==> flow/design.v <==
module exponent_multiplier (
    i_clk, i_rst_n,
    i_load, i_start, i_select,
    i_A, i_B,
    o_done, led_select, o_P,
	seg_i_A_ten, seg_i_A_unit, 
	seg_i_B_ten, seg_i_B_unit, 
	seg_o_P_thousand, seg_o_P_hundred, seg_o_P_ten, seg_o_P_unit
);
    input wire i_clk, i_rst_n;
    input wire i_load, i_start, i_select;
    input [3:0] i_A, i_B;
    output reg o_done, led_select;
    output reg [29:0] o_P;
	output reg [6:0] seg_i_A_ten, seg_i_A_unit;
	output reg [6:0] seg_i_B_ten, seg_i_B_unit;
	output reg [6:0] seg_o_P_thousand, seg_o_P_hundred, seg_o_P_ten, seg_o_P_unit;
    parameter IDLE = 3'b000, LOAD = 3'b001, CALC = 3'b010, FINISH = 3'b011;
    reg [2:0] current_state;
    reg [3:0] reg_A, reg_B;
	reg [3:0] led_reg_A, led_reg_B;
    reg [19:0] reg_A_shift;
    reg [29:0] reg_P_exp;
    reg [7:0] reg_P_mul;
    reg [3:0] counter_exp;
    reg [2:0] index_bit_B;
    reg exp_done, mul_done;
    always @(posedge i_clk or negedge i_rst_n) begin
        if (!i_rst_n) begin
            reg_A <= 4'b0;
            reg_B <= 4'b0;
            reg_P_exp <= 30'b1;
            reg_P_mul <= 8'b0;
            reg_A_shift <= 20'b0;
			led_reg_A <= 4'b0;	
			led_reg_B <= 4'b0;	
            o_done <= 0;
			led_select <= 0;
            o_P <= 30'b0;
            counter_exp <= 4'b0;
            index_bit_B <= 3'b0;
            exp_done <= 0;
            mul_done <= 0;
            current_state <= IDLE;
        end
        else begin
            case (current_state)
                IDLE: begin
                    reg_A <= 4'b0;
                    reg_B <= 4'b0;
                    reg_P_exp <= 30'b1;
                    reg_P_mul <= 8'b0;
                    reg_A_shift <= 20'b0;
                    o_done <= 0;
					led_select <= 0;
                    o_P <= 30'b0;
                    counter_exp <= 4'b0;
                    index_bit_B <= 3'b0;
                    exp_done <= 0;
                    mul_done <= 0;
                    if (!i_load) begin 
                        reg_A <= i_A;
						led_reg_A <= i_A;
                        reg_B <= i_B;
						led_reg_B <= i_B;
                        reg_A_shift <= {16'b0, i_A};
                        current_state <= LOAD;
                    end                    
                end    
                LOAD: begin                    
                    current_state <= (!i_start) ? CALC : LOAD;
                end
                CALC: begin
                    if (i_start) begin
                        if (!exp_done) begin
                            if (counter_exp < reg_B) begin
                                reg_P_exp <= reg_P_exp * reg_A;
                                counter_exp <= counter_exp + 1;
                            end
                            else begin
                                exp_done <= 1;
                            end
                        end
                        if (!mul_done) begin
                            if (index_bit_B < 4) begin
                                if (reg_B[index_bit_B]) begin
                                    reg_P_mul <= reg_P_mul + reg_A_shift[7:0];
                                end
                                reg_A_shift <= reg_A_shift << 1;
                                index_bit_B <= index_bit_B + 1;
                            end
                            else begin
                                mul_done <= 1;
                            end
                        end
                        if (exp_done && mul_done) begin
                            current_state <= FINISH;
                        end
                    end
                end
                FINISH: begin
                    o_done <= 1;
                    led_select <= !i_select;
                    if (!i_select) begin
                        o_P <= reg_P_exp;
                    end
                    else if (i_select) begin
                        o_P <= {22'b0, reg_P_mul};
                    end
                    if (!i_start) begin
                        current_state <= IDLE;
                    end
                end
            endcase
        end
    end
	always @(*) begin                 
		case (led_reg_A % 10)
			4'd0: seg_i_A_unit = 7'b1000000;
			4'd1: seg_i_A_unit = 7'b1111001;
			4'd2: seg_i_A_unit = 7'b0100100;
			4'd3: seg_i_A_unit = 7'b0110000;
			4'd4: seg_i_A_unit = 7'b0011001;
			4'd5: seg_i_A_unit = 7'b0010010;
			4'd6: seg_i_A_unit = 7'b0000010;
			4'd7: seg_i_A_unit = 7'b1111000;
			4'd8: seg_i_A_unit = 7'b0000000;
			4'd9: seg_i_A_unit = 7'b0010000;
			default: seg_i_A_unit = 7'b1000000;
		endcase
		case (led_reg_A / 10)
			4'd0: seg_i_A_ten = 7'b1000000;
			4'd1: seg_i_A_ten = 7'b1111001;
			4'd2: seg_i_A_ten = 7'b0100100;
			4'd3: seg_i_A_ten = 7'b0110000;
			4'd4: seg_i_A_ten = 7'b0011001;
			4'd5: seg_i_A_ten = 7'b0010010;
			4'd6: seg_i_A_ten = 7'b0000010;
			4'd7: seg_i_A_ten = 7'b1111000;
			4'd8: seg_i_A_ten = 7'b0000000;
			4'd9: seg_i_A_ten = 7'b0010000;
			default: seg_i_A_ten = 7'b1000000;
		endcase
		case (led_reg_B % 10)
			4'd0: seg_i_B_unit = 7'b1000000;
			4'd1: seg_i_B_unit = 7'b1111001;
			4'd2: seg_i_B_unit = 7'b0100100;
			4'd3: seg_i_B_unit = 7'b0110000;
			4'd4: seg_i_B_unit = 7'b0011001;
			4'd5: seg_i_B_unit = 7'b0010010;
			4'd6: seg_i_B_unit = 7'b0000010;
			4'd7: seg_i_B_unit = 7'b1111000;
			4'd8: seg_i_B_unit = 7'b0000000;
			4'd9: seg_i_B_unit = 7'b0010000;
			default: seg_i_B_unit = 7'b1000000;
		endcase
		case (led_reg_B / 10)
			4'd0: seg_i_B_ten = 7'b1000000;
			4'd1: seg_i_B_ten = 7'b1111001;
			4'd2: seg_i_B_ten = 7'b0100100;
			4'd3: seg_i_B_ten = 7'b0110000;
			4'd4: seg_i_B_ten = 7'b0011001;
			4'd5: seg_i_B_ten = 7'b0010010;
			4'd6: seg_i_B_ten = 7'b0000010;
			4'd7: seg_i_B_ten = 7'b1111000;
			4'd8: seg_i_B_ten = 7'b0000000;
			4'd9: seg_i_B_ten = 7'b0010000;
			default: seg_i_B_ten = 7'b1000000;
		endcase
		case (o_P % 10)
			4'd0: seg_o_P_unit = 7'b1000000;
			4'd1: seg_o_P_unit = 7'b1111001;
			4'd2: seg_o_P_unit = 7'b0100100;
			4'd3: seg_o_P_unit = 7'b0110000;
			4'd4: seg_o_P_unit = 7'b0011001;
			4'd5: seg_o_P_unit = 7'b0010010;
			4'd6: seg_o_P_unit = 7'b0000010;
			4'd7: seg_o_P_unit = 7'b1111000;
			4'd8: seg_o_P_unit = 7'b0000000;
			4'd9: seg_o_P_unit = 7'b0010000;
			default: seg_o_P_unit = 7'b1000000;
		endcase
		case ((o_P / 10) % 10)
			4'd0: seg_o_P_ten = 7'b1000000;
			4'd1: seg_o_P_ten = 7'b1111001;
			4'd2: seg_o_P_ten = 7'b0100100;
			4'd3: seg_o_P_ten = 7'b0110000;
			4'd4: seg_o_P_ten = 7'b0011001;
			4'd5: seg_o_P_ten = 7'b0010010;
			4'd6: seg_o_P_ten = 7'b0000010;
			4'd7: seg_o_P_ten = 7'b1111000;
			4'd8: seg_o_P_ten = 7'b0000000;
			4'd9: seg_o_P_ten = 7'b0010000;
			default: seg_o_P_ten = 7'b1000000;
		endcase
		case ((o_P / 100) % 10)
			4'd0: seg_o_P_hundred = 7'b1000000;
			4'd1: seg_o_P_hundred = 7'b1111001;
			4'd2: seg_o_P_hundred = 7'b0100100;
			4'd3: seg_o_P_hundred = 7'b0110000;
			4'd4: seg_o_P_hundred = 7'b0011001;
			4'd5: seg_o_P_hundred = 7'b0010010;
			4'd6: seg_o_P_hundred = 7'b0000010;
			4'd7: seg_o_P_hundred = 7'b1111000;
			4'd8: seg_o_P_hundred = 7'b0000000;
			4'd9: seg_o_P_hundred = 7'b0010000;
			default: seg_o_P_hundred = 7'b1000000;
		endcase
		case ((o_P / 1000) % 10)
			4'd0: seg_o_P_thousand = 7'b1000000;
			4'd1: seg_o_P_thousand = 7'b1111001;
			4'd2: seg_o_P_thousand = 7'b0100100;
			4'd3: seg_o_P_thousand = 7'b0110000;
			4'd4: seg_o_P_thousand = 7'b0011001;
			4'd5: seg_o_P_thousand = 7'b0010010;
			4'd6: seg_o_P_thousand = 7'b0000010;
			4'd7: seg_o_P_thousand = 7'b1111000;
			4'd8: seg_o_P_thousand = 7'b0000000;
			4'd9: seg_o_P_thousand = 7'b0010000;
			default: seg_o_P_thousand = 7'b1000000;		
		endcase
    end
endmodule
## Step by step through the tools: exponent_multiplier

Tool output for the design above, in the order of the flow.
Lines are those of the file above, counted from 1.
Operators carry their Yosys type and port widths (W data, S select, Z words).
The mark -- stands for no value.

- Top: exponent_multiplier
- Clock: i_clk
- Library: sky130hd
- Corner: tt_025C_1v80

## After elaboration

Counts by Yosys on the flattened word-level netlist (proc, flatten, opt, wreduce; memories kept). Register bits leave out memories and registers merged into their read ports (data or address). Print and check cells are left out.
Memory sizes are those after Yosys's memory passes, which may raise the word count (mostly to a power of two), join words into wider ones and drop unused or constant bits.

- Flip-flop bits (word level): 106
- Bits in latches: 0
- Bits in writable memories: 0
- ROM bits: 896
- Word width x clocked read ports: 0
- Memory cells: 8
- Bits of input ports: 13
- Output and inout bits: 88
- Word-level cells: 124

Memory list:

| memory | words | bits a word | rd ports | write ports | RTL line | RTL |
|---|---|---|---|---|---|---|
| (name not given) | 16 | 7 | 1 | 0 | 118 | `case (led_reg_A % 10)` |
| (name not given) | 16 | 7 | 1 | 0 | 131 | `case (led_reg_A / 10)` |
| (name not given) | 16 | 7 | 1 | 0 | 144 | `case (led_reg_B % 10)` |
| (name not given) | 16 | 7 | 1 | 0 | 157 | `case (led_reg_B / 10)` |
| (name not given) | 16 | 7 | 1 | 0 | 170 | `case (o_P % 10)` |
| (name not given) | 16 | 7 | 1 | 0 | 183 | `case ((o_P / 10) % 10)` |

Memories not listed: 2.

- $add $sub $neg: 3
- $mul: 1
- Div/mod/pow operators: 11
- Order comparisons: 2
- Equal/unequal tests: 12
- Shifts and indexed selects: 1
- Muxes and demuxes: 50
- Bitwise logic cells: 1
- Reduce/logical cells: 20

Operators by type and width:

| kind | count |
|---|---|
| $mod A32 B4 Y32 const B | 3 |
| $div A30 B10 Y32 const B | 1 |
| $div A4 B4 Y32 const B | 2 |
| $mod A4 B4 Y32 const B | 2 |
| $logic_not A28 Y1 | 8 |
| $div A30 B7 Y32 const B | 1 |
| $div A30 B4 Y32 const B | 1 |
| $mod A30 B4 Y32 const B | 1 |
| $mul A30 B4 Y30 | 1 |
| $pmux W30 S2 | 2 |
| $mux W30 | 4 |
| $mux W8 | 7 |
| $mux W7 | 8 |
| $pmux W8 S2 | 2 |
| $mux W4 | 6 |
| $mux W3 | 7 |
| $ne A2 B2 Y1 const B | 9 |
| $pmux W3 S4 | 1 |
| $reduce_and A5 Y1 | 2 |
| $reduce_and A4 Y1 | 2 |
| $add A8 B8 Y8 | 1 |
| $pmux W4 S2 | 1 |
| $pmux W1 S2 | 4 |
| $eq A3 B2 Y1 const B | 2 |
| $pmux W3 S2 | 1 |
| $mux W1 | 6 |
| $reduce_and A2 Y1 | 2 |
| $reduce_bool A2 Y1 | 2 |

Not listed: further kinds 12, cells in them 12.

## Depth

Longest topological path by Yosys (ltp), each cell counted once; first at word level (registers and memories cut), then after technology mapping (sequential cells cut; the memories' decode and read muxes count).

- Word-level depth: 6
- ABC_AREA: 0
- Mapped depth: 146
- Mapped depth without buffers: 108

## Netlist

The flow's flattened synthesis, as Yosys stat reports it; memories are mapped. The netlist is that of the ABC_AREA named above (0 if unset); the other value can give another one.
Totals and module areas in this step are rounded.

Cells by type:

| type | count | area in all (µm²) |
|---|---|---|
| sky130_fd_sc_hd__xnor2_1 | 341 | 2.99E+03 |
| sky130_fd_sc_hd__dfrtp_1 | 105 | 2,627.52 |
| sky130_fd_sc_hd__nand2_1 | 627 | 2.35E+03 |
| sky130_fd_sc_hd__a21oi_1 | 389 | 1.95E+03 |
| sky130_fd_sc_hd__nor2_1 | 511 | 1,918.09 |
| sky130_fd_sc_hd__o21ai_0 | 328 | 1.64E+03 |
| sky130_fd_sc_hd__nor3_1 | 252 | 1,261.21 |
| sky130_fd_sc_hd__ha_1 | 93 | 1.16E+03 |
| sky130_fd_sc_hd__nand3_1 | 220 | 1.1E+03 |
| sky130_fd_sc_hd__fa_1 | 54 | 1.08E+03 |
| sky130_fd_sc_hd__xor2_1 | 113 | 989.699 |
| sky130_fd_sc_hd__clkbuf_1 | 246 | 923.386 |
| sky130_fd_sc_hd__mux2i_1 | 90 | 900.864 |
| sky130_fd_sc_hd__inv_1 | 210 | 788.256 |
| sky130_fd_sc_hd__a211oi_1 | 101 | 758.227 |
| sky130_fd_sc_hd__and2_1 | 119 | 744.464 |
| sky130_fd_sc_hd__o211ai_1 | 77 | 578.054 |
| sky130_fd_sc_hd__nor4_1 | 91 | 569.296 |

Other cell types: 137; their cells: 1916.

- Mapped cells: 5,883
- Cell area after synthesis: 40,000 µm²
- Area of sequential cells: 2,680 µm²
- Flip-flop cells: 107
- Buffers: 374

## Worst setup path after synthesis

OpenSTA on the mapped netlist: ideal clock, no wires. The path of least setup slack (recovery checks aside). Input and output delay are each 20% of the period. Register names are those of the netlist, which keeps one name where synthesis merged equal registers.

- Path type: flip-flop to output port
- From: reg o_P[25]
- To: out seg_o_P_ten[3]
- Clock period: 50,000 ps
- External output delay: 10,000 ps
- Time at the first pin: 0 ps
- Arrival: 32,270 ps
- Data required time: 40,000 ps
- Setup slack: 7,730 ps
- Path delay: 32,270 ps
- Driving pins on the path: 118
- Path buffers: 16
- Synthesis period reached: 42,270 ps

"path delay" = arrival - input delay + setup time.
At an output port there is no setup time.
"driving pins on the path": output pins that drive a net of the path, with the launching flip-flop's if there is one; two outputs of one cell count as two.
"synthesis period reached" is the clock period less the worst setup slack; recovery checks do not enter. This is arithmetic on one report: input and output delays are still those of the set period (20% each).
The rows between start and end are the longest chain of elaborated cells between them; the timing report does not say that the signal goes this way. Where chains are equally long, one stands for them.
A line is the first line of the expression or statement that the cell stems from. Yosys adds cells for indexed reads and writes and turns some case tables into memories.
A memory read counts as a cell of the chain, while the word-level depth stops at memories.
A register here has more assigning lines than the two given.

- Path through: sky130_fd_sc_hd__dfrtp_1 sky130_fd_sc_hd__buf_6 sky130_fd_sc_hd__xor2_2 sky130_fd_sc_hd__and2_4 sky130_fd_sc_hd__a2111o_1 sky130_fd_sc_hd__nand2_2 sky130_fd_sc_hd__nand2_1 sky130_fd_sc_hd__o211a_1 sky130_fd_sc_hd__or4_4 sky130_fd_sc_hd__o21a_2 sky130_fd_sc_hd__buf_6 sky130_fd_sc_hd__a311oi_1 sky130_fd_sc_hd__o21ai_1 sky130_fd_sc_hd__o22a_1 sky130_fd_sc_hd__a32o_1 sky130_fd_sc_hd__o211a_4 sky130_fd_sc_hd__o21a_1 sky130_fd_sc_hd__buf_4 [... 82 more ...] sky130_fd_sc_hd__mux2_1 sky130_fd_sc_hd__or4_1 sky130_fd_sc_hd__a211o_1 sky130_fd_sc_hd__o221a_1 sky130_fd_sc_hd__or4_1 sky130_fd_sc_hd__a2111o_1 sky130_fd_sc_hd__or4b_1 sky130_fd_sc_hd__clkbuf_1 sky130_fd_sc_hd__or3_1 sky130_fd_sc_hd__a21o_1 sky130_fd_sc_hd__or4_4 sky130_fd_sc_hd__nor3_4 sky130_fd_sc_hd__nand3_4 sky130_fd_sc_hd__xnor2_1 sky130_fd_sc_hd__inv_1 sky130_fd_sc_hd__ha_1 sky130_fd_sc_hd__mux2i_1 sky130_fd_sc_hd__nor2b_1
- Length of the longest elaborated chain: 4
- Elaborated cells between the ends (all ways): 5
- RTL lines with such cells: 1
- Those cells by class: 2 x div; 1 x mux; 1 x reduce/logical; 1 x memory

RTL lines, path post-synthesis:

| item | RTL line | RTL |
|---|---|---|
| start: declaration | 14 | `output reg [29:0] o_P;` |
| start: assignment | 105 | `o_P <= reg_P_exp;` |
| start: assignment | 108 | `o_P <= {22'b0, reg_P_mul};` |
| $div A30 B4 Y32 | 183 | `case ((o_P / 10) % 10)` |
| $mod A32 B4 Y32 | 183 |  |
| $mem_v2 Z16 W7 | 183 |  |
| $mux W7 | 183 |  |
| end: declaration | 17 | `output reg [6:0] seg_o_P_thousand, seg_o_P_hundred, seg_o_P_ten, seg_o_P_unit;` |

## Path in the finished layout

From the final timing report of entry C: the path of least setup slack in the routed layout; clock arrival at registers is part of the times.
The report prints the path's times to 10 ps; the period is as set.

- Path type: flip-flop to output port
- From: reg o_P[29]
- To: out seg_o_P_ten[2]
- Clock period: 82,100 ps
- External output delay: 16,420 ps
- Time at the first pin: 380 ps
- Arrival: 46,530 ps
- Data required time: 65,680 ps
- Setup slack: 19,150 ps
- Driving pins on the path: 105
- Path buffers: 2

The rows between start and end are the longest chain of elaborated cells between them; the timing report does not say that the signal goes this way. Where chains are equally long, one stands for them.
A memory read counts as a cell of the chain, while the word-level depth stops at memories.
A register here has more assigning lines than the two given.

- Path through: sky130_fd_sc_hd__dfrtp_1 sky130_fd_sc_hd__xor2_2 sky130_fd_sc_hd__and2_4 sky130_fd_sc_hd__a2111o_1 sky130_fd_sc_hd__nand2_2 sky130_fd_sc_hd__nand2_1 sky130_fd_sc_hd__o211ai_2 sky130_fd_sc_hd__mux2i_1 sky130_fd_sc_hd__o21a_2 sky130_fd_sc_hd__mux2i_1 sky130_fd_sc_hd__o32ai_1 sky130_fd_sc_hd__nor2_1 sky130_fd_sc_hd__nand2_1 sky130_fd_sc_hd__nor3_2 sky130_fd_sc_hd__o21a_1 sky130_fd_sc_hd__a32oi_1 sky130_fd_sc_hd__and3_1 sky130_fd_sc_hd__nor3_2 [... 69 more ...] sky130_fd_sc_hd__mux2_1 sky130_fd_sc_hd__or4_1 sky130_fd_sc_hd__a211o_1 sky130_fd_sc_hd__o221a_1 sky130_fd_sc_hd__or4_1 sky130_fd_sc_hd__a2111o_1 sky130_fd_sc_hd__nor2_1 sky130_fd_sc_hd__and3_1 sky130_fd_sc_hd__a211oi_1 sky130_fd_sc_hd__o32a_1 sky130_fd_sc_hd__nor4_1 sky130_fd_sc_hd__nor3_4 sky130_fd_sc_hd__a2111oi_0 sky130_fd_sc_hd__xor2_1 sky130_fd_sc_hd__a211oi_1 sky130_fd_sc_hd__nand4_2 sky130_fd_sc_hd__nor3_2 sky130_fd_sc_hd__clkdlybuf4s50_1
- Length of the longest elaborated chain: 4
- Elaborated cells between the ends (all ways): 5
- RTL lines with such cells: 1
- Those cells by class: 2 x div; 1 x mux; 1 x reduce/logical; 1 x memory

RTL lines, path after layout:

| item | RTL line | RTL |
|---|---|---|
| start: declaration | 14 | `output reg [29:0] o_P;` |
| start: assignment | 105 | `o_P <= reg_P_exp;` |
| start: assignment | 108 | `o_P <= {22'b0, reg_P_mul};` |
| $div A30 B4 Y32 | 183 | `case ((o_P / 10) % 10)` |
| $mod A32 B4 Y32 | 183 |  |
| $mem_v2 Z16 W7 | 183 |  |
| $mux W7 | 183 |  |
| end: declaration | 17 | `output reg [6:0] seg_o_P_thousand, seg_o_P_hundred, seg_o_P_ten, seg_o_P_unit;` |

Ticket comment

Design exponent_multiplier on sky130hd. What follows are 3 stored runs of the flow, each under its own settings; their order means nothing. The constraints put input and output delay at 20% of the set period each and load the outputs with 0.01 pF.
By "time used up by the worst setup path" is meant the share of the clock period that the worst setup path is allowed (20% is reserved at inputs, 20% at outputs), minus its slack. Clock arrival times at its registers enter into it.
"time used up by the worst setup path" is given in steps of 10 ps.
The results are shown rounded.
Among the settings, -- means not set for that run.
A result given as -- is not shown for that run.

| setting or result | entry A | entry B | entry C |
|---|---|---|---|
| CELL_PAD_IN_SITES_DETAIL_PLACEMENT | 2 | 2 | -- |
| CORE_UTILIZATION | 49 | 65 | 30 |
| CTS_CLUSTER_DIAMETER | 175 | -- | -- |
| MIN_ROUTING_LAYER | met1 | -- | met1 |
| PLACE_DENSITY_LB_ADDON | 0.21 | 0.21 | -- |
| period_ns | 38.0 | 71.7 | 82.1 |
| CAP_MARGIN | 20 | 20 | 10 |
| CORE_MARGIN | 2 | 4 | 5 |
| SLEW_MARGIN | 20 | 25 | 20 |
| CTS_CLUSTER_SIZE | -- | 80 | -- |
| GPL_TIMING_DRIVEN | -- | 0 | -- |
| CORE_ASPECT_RATIO | -- | -- | 1.45 |
| SETUP_SLACK_MARGIN | -- | -- | 5.0 |
| TNS_END_PERCENT | -- | -- | 25 |
| utilization of the finished layout (%) | -- | -- | 32.1 |
| time used up by the worst setup path (ps) | -- | -- | 46,530 |
| type of the worst setup path | -- | -- | flip-flop to output port |
| synthesized cell area (µm²) | -- | -- | 40,000 |
| worst-case hold slack (ps) | -- | -- | 485 |
| die outline area (µm²) | -- | -- | 141,000 |
| setup slack of the worst path (ps) | -- | -- | 19,200 |
| standard-cell area after layout (µm²) | -- | -- | 42,600 |

Entry A: no final report: placement broke off with DPL-0033
Entry B: no final report: placement broke off with DPL-0033
